==> flow/design.v <==
module alu_top (
    input clk,
    input [15:0] a,
    input [15:0] b,
    input [5:0] alufn,
    input fail,
    output reg z,
    output reg v,
    output reg n,
    output reg [15:0] out
  );
  reg [15:0] a_q;
  reg [15:0] b_q;
  reg [5:0] alufn_q;
  reg fail_q;
  wire alu_z;
  wire alu_v;
  wire alu_n;
  wire [15:0] alu_out;
  alu_13 alu (
    .a(a_q),
    .b(b_q),
    .alufn(alufn_q),
    .fail(fail_q),
    .z(alu_z),
    .v(alu_v),
    .n(alu_n),
    .out(alu_out)
  );
  always @(posedge clk) begin
    a_q <= a;
    b_q <= b;
    alufn_q <= alufn;
    fail_q <= fail;
    z <= alu_z;
    v <= alu_v;
    n <= alu_n;
    out <= alu_out;
  end
endmodule

module adder16_15 (
    input [5:0] alufn,
    input [15:0] a,
    input [15:0] b,
    output reg z,
    output reg v,
    output reg n,
    output reg [15:0] addOUT
  );
  reg [15:0] out;
  always @* begin
    out = $signed(a) + $signed(b ^ {5'h10{alufn[0+0-:1]}}) + alufn[0+0-:1];
    addOUT = out;
    z = (~|out);
    v = (a[15+0-:1] & (b[15+0-:1] ^ alufn[0+0-:1]) & ~out[15+0-:1]) | (~a[15+0-:1] & ~(b[15+0-:1] ^ alufn[0+0-:1]) & out[15+0-:1]);
    n = out[15+0-:1];
  end
endmodule
module bool16_16 (
    input [5:0] alufn,
    input [15:0] a,
    input [15:0] b,
    output reg [15:0] boolOUT
  );
  always @* begin
    case (alufn[0+3-:4])
      4'h6: begin
        boolOUT = a ^ b;
      end
      4'h8: begin
        boolOUT = a & b;
      end
      4'ha: begin
        boolOUT = a;
      end
      4'he: begin
        boolOUT = a | b;
      end
      default: begin
        boolOUT = 1'h0;
      end
    endcase
  end
endmodule
module shift16_17 (
    input [5:0] alufn,
    input [15:0] a,
    input [15:0] b,
    output reg [15:0] shiftOUT
  );
  always @* begin
    case (alufn[0+1-:2])
      2'h0: begin
        shiftOUT = a << b;
      end
      2'h1: begin
        shiftOUT = a >> b;
      end
      2'h3: begin
        shiftOUT = $signed(a) >>> $signed(b);
      end
      default: begin
        shiftOUT = a;
      end
    endcase
  end
endmodule
module cmp16_18 (
    input [5:0] alufn,
    input z,
    input v,
    input n,
    output reg [15:0] compOUT
  );
  always @* begin
    case (alufn[1+1-:2])
      2'h1: begin
        compOUT = {15'h0000, z};
      end
      2'h2: begin
        compOUT = {15'h0000, v ^ n};
      end
      2'h3: begin
        compOUT = {15'h0000, z | (v ^ n)};
      end
      default: begin
        compOUT = 1'h0;
      end
    endcase
  end
endmodule
module muldiv16_19 (
    input [5:0] alufn,
    input [15:0] a,
    input [15:0] b,
    output reg z,
    output reg v,
    output reg n,
    output reg [15:0] muldivOUT
  );
  reg [31:0] out;
  always @* begin
    case (alufn[1+1-:2])
      2'h1: begin
        out = $signed(a) * $signed(b);
        z = (~|(out[0+15-:16]));
        if (a != 1'h0 && $signed(out[0+15-:16]) / $signed(a) != $signed(b)) begin
          v = 1'h1;
        end else begin
          v = 1'h0;
        end
        n = a[15+0-:1] ^ b[15+0-:1];
      end
      2'h2: begin
        if (b == 1'h0) begin
          out = 1'h0;
          z = 1'h0;
          v = 1'h0;
          n = 1'h0;
        end else begin
          out = $signed(a) / $signed(b);
          z = (~|(out[0+15-:16]));
          n = a[15+0-:1] ^ b[15+0-:1];
          v = 1'h0;
        end
      end
      2'h3: begin
        if (b == 1'h0) begin
          out = 1'h0;
          z = 1'h0;
          v = 1'h0;
          n = 1'h0;
        end else begin
          out = a - (a / b * b);
          z = (~|(out[0+15-:16]));
          n = out[15+0-:1];
          v = 1'h0;
        end
      end
      default: begin
        out = 1'h0;
        z = 1'h0;
        v = 1'h0;
        n = 1'h0;
      end
    endcase
    muldivOUT = out[0+15-:16];
  end
endmodule
module alu_13 (
    input [15:0] a,
    input [15:0] b,
    input [5:0] alufn,
    input fail,
    output reg z,
    output reg v,
    output reg n,
    output reg [15:0] out
  );
  wire [1-1:0] M_adder16_z;
  wire [1-1:0] M_adder16_v;
  wire [1-1:0] M_adder16_n;
  wire [16-1:0] M_adder16_addOUT;
  reg [6-1:0] M_adder16_alufn;
  reg [16-1:0] M_adder16_a;
  reg [16-1:0] M_adder16_b;
  adder16_15 adder16 (
    .alufn(M_adder16_alufn),
    .a(M_adder16_a),
    .b(M_adder16_b),
    .z(M_adder16_z),
    .v(M_adder16_v),
    .n(M_adder16_n),
    .addOUT(M_adder16_addOUT)
  );
  wire [16-1:0] M_bool16_boolOUT;
  reg [6-1:0] M_bool16_alufn;
  reg [16-1:0] M_bool16_a;
  reg [16-1:0] M_bool16_b;
  bool16_16 bool16 (
    .alufn(M_bool16_alufn),
    .a(M_bool16_a),
    .b(M_bool16_b),
    .boolOUT(M_bool16_boolOUT)
  );
  wire [16-1:0] M_shift16_shiftOUT;
  reg [6-1:0] M_shift16_alufn;
  reg [16-1:0] M_shift16_a;
  reg [16-1:0] M_shift16_b;
  shift16_17 shift16 (
    .alufn(M_shift16_alufn),
    .a(M_shift16_a),
    .b(M_shift16_b),
    .shiftOUT(M_shift16_shiftOUT)
  );
  wire [16-1:0] M_cmp16_compOUT;
  reg [6-1:0] M_cmp16_alufn;
  reg [1-1:0] M_cmp16_z;
  reg [1-1:0] M_cmp16_v;
  reg [1-1:0] M_cmp16_n;
  cmp16_18 cmp16 (
    .alufn(M_cmp16_alufn),
    .z(M_cmp16_z),
    .v(M_cmp16_v),
    .n(M_cmp16_n),
    .compOUT(M_cmp16_compOUT)
  );
  wire [1-1:0] M_muldiv16_z;
  wire [1-1:0] M_muldiv16_v;
  wire [1-1:0] M_muldiv16_n;
  wire [16-1:0] M_muldiv16_muldivOUT;
  reg [6-1:0] M_muldiv16_alufn;
  reg [16-1:0] M_muldiv16_a;
  reg [16-1:0] M_muldiv16_b;
  muldiv16_19 muldiv16 (
    .alufn(M_muldiv16_alufn),
    .a(M_muldiv16_a),
    .b(M_muldiv16_b),
    .z(M_muldiv16_z),
    .v(M_muldiv16_v),
    .n(M_muldiv16_n),
    .muldivOUT(M_muldiv16_muldivOUT)
  );
  reg [15:0] outT;
  always @* begin
    M_adder16_alufn = alufn;
    M_adder16_a = a;
    M_adder16_b = b;
    z = M_adder16_z;
    v = M_adder16_v;
    n = M_adder16_n;
    M_bool16_alufn = alufn;
    M_bool16_a = a;
    M_bool16_b = b;
    M_shift16_alufn = alufn;
    M_shift16_a = a;
    M_shift16_b = b;
    M_cmp16_alufn = alufn;
    M_cmp16_z = M_adder16_z;
    M_cmp16_v = M_adder16_v;
    M_cmp16_n = M_adder16_n;
    M_muldiv16_alufn = alufn;
    M_muldiv16_a = a;
    M_muldiv16_b = b;
    case (alufn[4+1-:2])
      2'h0: begin
        if (alufn[1+1-:2] == 2'h0) begin
          outT = M_adder16_addOUT;
        end else begin
          outT = M_muldiv16_muldivOUT;
          z = M_muldiv16_z;
          v = M_muldiv16_v;
          n = M_muldiv16_n;
        end
      end
      2'h1: begin
        outT = M_bool16_boolOUT;
      end
      2'h2: begin
        outT = M_shift16_shiftOUT;
      end
      2'h3: begin
        outT = M_cmp16_compOUT;
      end
    endcase
    out = outT ^ fail;
  end
endmodule
# Reports on alu_top
# Each step is given for the RTL above and for the edited RTL.
# "orig" refers to lines of the RTL above, "edited" to lines of the edited file.
# "delta" is "edited" less "orig", of the values as shown; "change_rel_pct" is that difference over "orig", in percent.
# Library cell names are shortened.
# The mark - stands for no value.
[inputs]
design = "alu_top"
clock_port = "clk"
cell_library = "sky130hd"
corner = "tt_025C_1v80"

# Diff
# Unified diff, file above to edited file.
# The edited RTL no longer does the same as the RTL above: the edit was made by script, with no optimisation intended.
# begin of diff
@@ -39,5 +39,4 @@
   end
 endmodule
-
 module adder16_15 (
     input [5:0] alufn,
@@ -305,5 +304,5 @@
       end
     endcase
-    out = outT ^ fail;
-  end
-endmodule
+    out = outT + fail;
+  end
+endmodule
# end of diff

# Elaborated design
# Yosys after proc, flatten, opt, wreduce and memory -nomap, before mapping. Enables and synchronous resets that opt folds into registers are not counted as muxes. Memory bits, and registers merged into a memory's read port (data or address), are not among the register bits. Print and check cells are not counted.
[op_classes]
columns = ["item", "orig", "edited", "delta", "change_rel_pct"]
rows = [
  ["n_eq", 13, 13, 0, 0.00],
  ["reduce_logical", 15, 15, 0, 0.00],
  ["add_sub_neg", 3, 4, 1, 33.33],
  ["mux", 22, 22, 0, 0.00],
  ["n_cmp", 0, 0, 0, "-"],
  ["div", 3, 3, 0, 0.00],
  ["logic", 17, 16, -1, -5.88],
  ["mul", 2, 2, 0, 0.00],
  ["shifts", 3, 3, 0, 0.00],
]
[ops]
columns = ["operator", "orig", "edited", "delta", "change_rel_pct"]
rows = [
  ["16-bit by 1-bit adder with 16-bit output", 1, 2, 1, 100.00],
  ["16-bit by 1-bit XOR with 16-bit output", 1, 0, -1, -100.00],
]
# Unchanged operator kinds not shown: 35.
[word_totals]
columns = ["item", "orig", "edited", "delta", "change_rel_pct"]
rows = [
  ["latchBits", 0, 0, 0, "-"],
  ["reg_bits", 58, 58, 0, 0.00],
  ["clocked_rd_ports_x_width", 0, 0, 0, "-"],
  ["ramBits", 0, 0, 0, "-"],
  ["mem_count", 0, 0, 0, "-"],
  ["rom_bits", 0, 0, 0, "-"],
]

# Depth
# Longest topological path by Yosys (ltp), each cell counted once; first at word level (registers and memories cut), then after technology mapping (sequential cells cut; the memories' decode and read muxes count).
[logic_depth]
columns = ["item", "orig", "edited", "delta", "change_rel_pct"]
rows = [
  ["word_depth", 11, 11, 0, 0.00],
  ["ABC_AREA", "0", "0", "-", "-"],
  ["ltp_mapped", 410, 401, -9, -2.20],
  ["depth_no_buf", 372, 365, -7, -1.88],
]

# Mapped cells and area
# Yosys stat after the flow's synthesis: flattened, memories mapped to cells. It holds for the ABC_AREA given above (unset counts as 0); a run with the other value may have another netlist.
[mapped]
columns = ["item", "orig", "edited", "delta", "change_rel_pct"]
rows = [
  ["n_buf", 230, 222, -8, -3.48],
  ["stdcells", 6081, 6096, 15, 0.25],
  ["ffs", 58, 58, 0, 0.00],
  ["sequential_area_um2", 1161.1, 1161.1, 0.0, 0.00],
  ["yosys_area_um2", 43282.8, 43495.5, 212.7, 0.49],
]
[by_type]
columns = ["cell", "orig", "edited", "delta", "change_rel_pct"]
rows = [
  ["a21o_1", 150, 195, 45, 30.00],
  ["nor2_1", 573, 606, 33, 5.76],
  ["mux2_2", 59, 91, 32, 54.24],
  ["a21oi_1", 438, 408, -30, -6.85],
  ["nand2_1", 617, 646, 29, 4.70],
  ["or2_2", 54, 26, -28, -51.85],
  ["nand2b_1", 63, 37, -26, -41.27],
  ["o21ai_0", 365, 345, -20, -5.48],
  ["a21boi_0", 27, 47, 20, 74.07],
  ["a221oi_1", 6, 26, 20, 333.33],
  ["xor2_1", 151, 134, -17, -11.26],
  ["nor2b_1", 68, 54, -14, -20.59],
  ["nor3_1", 209, 221, 12, 5.74],
  ["o21bai_1", 43, 31, -12, -27.91],
  ["o22ai_1", 28, 16, -12, -42.86],
  ["nor3b_1", 11, 22, 11, 100.00],
  ["and4_1", 14, 23, 9, 64.29],
  ["o211a_1", 12, 3, -9, -75.00],
]
# Unchanged cell types not shown: 16.
# Not every row of either side is listed.
# The figures by module come from a second, unflattened synthesis with its own total; it is not the netlist above.
[hier_totals]
columns = ["item", "orig", "edited", "delta", "change_rel_pct"]
rows = [
  ["cells_unflattened", 6256, 5916, -340, -5.43],
  ["area_unflattened_um2", 45563.7, 44094.8, -1468.9, -3.22],
]
# Rows give one instance, submodules left out.
[by_module_orig]
columns = ["module", "n_inst", "cells", "seq_area_um2", "mod_area_um2"]
rows = [
  ["muldiv16_19", 1, 5514, 0.0, 38919.8],
  ["shift16_17", 1, 348, 0.0, 2608.8],
  ["alu_top", 1, 58, 1161.1, 1161.1],
  ["adder16_15", 1, 130, 0.0, 1028.5],
  ["bool16_16", 1, 138, 0.0, 1004.7],
  ["alu_13", 1, 50, 0.0, 706.9],
  ["cmp16_18", 1, 18, 0.0, 133.9],
]
[by_module_edited]
columns = ["module", "n_inst", "cells", "seq_area_um2", "mod_area_um2"]
rows = [
  ["muldiv16_19", 1, 5110, 0.0, 37098.1],
  ["shift16_17", 1, 348, 0.0, 2608.8],
  ["alu_top", 1, 58, 1161.1, 1161.1],
  ["alu_13", 1, 114, 0.0, 1059.8],
  ["adder16_15", 1, 130, 0.0, 1028.5],
  ["bool16_16", 1, 138, 0.0, 1004.7],
  ["cmp16_18", 1, 18, 0.0, 133.9],
]

# Timing after synthesis
# OpenSTA on the mapped netlist: ideal clock, no wires. The path of least setup slack (recovery checks aside). Input and output delay are each 20% of the period. Register names are those of the netlist, which keeps one name where synthesis merged equal registers.
[synth_path]
columns = ["item", "orig", "edited", "delta", "change_rel_pct"]
rows = [
  ["path_type", "register to register", "register to register", "-", "-"],
  ["startpoint", "register alufn_q[5]", "register alufn_q[2]", "-", "-"],
  ["endpoint", "register out[15]", "register out[15]", "-", "-"],
  ["period_ns", 80.0, 80.0, 0.0, 0.00],
  ["arrival_ns", 80.755, 80.271, -0.484, -0.60],
  ["path_slack_ns", -0.847, -0.343, 0.504, "-"],
  ["path_stages", 370, 362, -8, -2.16],
  ["n_path_buf", 49, 58, 9, 18.37],
  ["path_delay_ns", 80.846, 80.343, -0.503, -0.62],
  ["period_less_setup_slack_ns", 80.847, 80.343, -0.504, -0.62],
]
# "path_delay_ns" = arrival - input delay + setup time.
# "path_stages" counts driving pins, that of a launching flip-flop among them; a cell with two outputs on the path counts twice.
# "period_less_setup_slack_ns" is the clock period less the worst setup slack; recovery checks do not enter. This is arithmetic on one report: input and output delays are still those of the set period (20% each).
[synth_via_orig]
path_cell_list = "dfxtp_1 -> buf_2 -> nor4b_4 -> clkbuf_1 -> clkbuf_1 -> buf_1 -> buf_1 -> clkbuf_1 -> nor2_1 -> a21o_1 -> inv_1 -> ha_1 -> nor4_1 -> xnor2_1 -> ha_1 -> o21ai_0 -> and2_1 -> or2_2 -> [334 not listed] -> fa_1 -> inv_1 -> fa_1 -> inv_1 -> ha_1 -> or2_2 -> a21oi_1 -> a31oi_1 -> a21o_1 -> a21oi_1 -> o21ai_0 -> xor2_1 -> xnor3_1 -> xnor3_1 -> xnor2_1 -> xnor3_1 -> o31a_1 -> a311oi_1"
[synth_rtl_orig]
columns = ["item", "line", "source"]
rows = [
  ["start, declared", 14, "reg [5:0] alufn_q;"],
  ["start, assigned", 33, "alufn_q <= alufn;"],
  ["end, assigned", 38, "out <= alu_out;"],
  ["end, declared", 10, "output reg [15:0] out"],
]
# orig: No chain of elaborated cells between the ends is given.
[synth_via_edited]
path_cell_list = "dfxtp_1 -> buf_2 -> or4b_1 -> buf_2 -> buf_6 -> buf_6 -> clkbuf_1 -> clkbuf_1 -> clkbuf_1 -> a21o_1 -> inv_1 -> ha_1 -> nor3b_1 -> nand4_1 -> o32ai_2 -> a21oi_1 -> xnor2_1 -> and3_1 -> [326 not listed] -> inv_1 -> fa_1 -> inv_1 -> fa_1 -> fa_1 -> xnor2_1 -> xnor2_1 -> xnor2_1 -> xnor2_1 -> xnor2_1 -> xnor3_1 -> xor3_1 -> xnor3_1 -> xor3_1 -> nand2_1 -> a21o_1 -> a221oi_1 -> xor2_1"
[synth_rtl_edited]
columns = ["item", "line", "source"]
rows = [
  ["start, declared", 14, "reg [5:0] alufn_q;"],
  ["start, assigned", 33, "alufn_q <= alufn;"],
  ["end, assigned", 38, "out <= alu_out;"],
  ["end, declared", 10, "output reg [15:0] out"],
]
# edited: No chain of elaborated cells between the ends is given.

# Worst path after layout
# From the final timing report of each run of pair A: the path of least setup slack in the routed layout; clock arrival at registers is part of the times.
[layout_path]
columns = ["item", "orig", "edited", "delta", "change_rel_pct"]
rows = [
  ["path_type", "register to register", "register to register", "-", "-"],
  ["startpoint", "register b_q[1]", "register alufn_q[2]", "-", "-"],
  ["endpoint", "register out[15]", "register out[15]", "-", "-"],
  ["period_ns", 77.8, 77.8, 0.0, 0.00],
  ["arrival_ns", 74.41, 74.19, -0.22, -0.30],
  ["n_path_buf", 28, 25, -3, -10.71],
  ["path_stages", 347, 332, -15, -4.32],
  ["path_slack_ns", 3.69, 3.88, 0.19, "-"],
]
[layout_via_orig]
path_cell_list = "dfxtp_2 -> nor4_1 -> a21oi_1 -> buf_4 -> o31a_1 -> or2_2 -> ha_1 -> o21a_1 -> o21ai_0 -> and2_1 -> nor3_1 -> a31oi_1 -> nor3_1 -> ha_1 -> o21a_1 -> o21ai_2 -> nor2b_2 -> or3_1 -> [311 not listed] -> inv_1 -> fa_1 -> inv_1 -> fa_1 -> inv_1 -> ha_1 -> a21oi_1 -> a31oi_2 -> a21o_1 -> a21oi_2 -> o21ai_2 -> xor2_1 -> xnor3_1 -> xnor3_1 -> xnor2_1 -> xnor3_1 -> o31a_1 -> a311oi_1"
[layout_rtl_orig]
columns = ["item", "line", "source"]
rows = [
  ["start, declared", 13, "reg [15:0] b_q;"],
  ["start, assigned", 32, "b_q <= b;"],
  ["end, assigned", 38, "out <= alu_out;"],
  ["end, declared", 10, "output reg [15:0] out"],
]
# orig: No chain of elaborated cells between the ends is given.
[layout_via_edited]
path_cell_list = "dfxtp_1 -> buf_4 -> nor4b_4 -> mux2i_2 -> ha_2 -> nor3b_4 -> nand4b_1 -> a2bb2o_1 -> and3_1 -> a2111oi_4 -> buf_4 -> and3_1 -> nand3_1 -> nor2_1 -> ha_1 -> o21a_1 -> o21a_1 -> o21a_1 -> [296 not listed] -> inv_1 -> fa_1 -> inv_1 -> fa_1 -> fa_1 -> xnor2_1 -> xnor2_1 -> xnor2_1 -> xnor2_1 -> xnor2_1 -> xnor3_1 -> xor3_1 -> xnor3_1 -> xor3_2 -> nand2_1 -> a21o_1 -> a221oi_4 -> xor2_1"
[layout_rtl_edited]
columns = ["item", "line", "source"]
rows = [
  ["start, declared", 14, "reg [5:0] alufn_q;"],
  ["start, assigned", 33, "alufn_q <= alufn;"],
  ["end, assigned", 38, "out <= alu_out;"],
  ["end, declared", 10, "output reg [15:0] out"],
]
# edited: No chain of elaborated cells between the ends is given.

# Measured runs
# Runs of the flow (Yosys, OpenROAD) on both versions; the two runs of a pair have the same settings. The constraints put input and output delay at 20% of the set period each and load the outputs with 0.01 pF.
[settings_pair_A]
period_ns = 77.8
CAP_MARGIN = 20
CORE_MARGIN = 2
CORE_UTILIZATION = 40
SLEW_MARGIN = 20
[results_pair_A]
columns = ["item", "orig", "edited", "delta", "change_rel_pct"]
rows = [
  ["fin_ws_ns", 3.686, 3.885, 0.199, "-"],
  ["post_route_stdcell_area_um2", 49990.4, 49562.5, -427.9, -0.86],
  ["timing.setup.tns_ns", 0.000, 0.000, 0.000, "-"],
  ["achieved_clock_period_ns", 74.114, 73.915, -0.199, -0.27],
  ["fin_hold_ws_ns", 0.445, 0.472, 0.027, "-"],
  ["die_footprint_um2", 110856.0, 111392.0, 536.0, 0.48],
  ["ys_area_um2", 43282.8, 43495.5, 212.7, 0.49],
  ["fin_util_frac", 0.466, 0.461, -0.005, "-"],
]
# By "achieved_clock_period_ns" is meant the clock period of the run minus its worst setup slack. This is arithmetic on one report: input and output delays are still those of the set period (20% each).
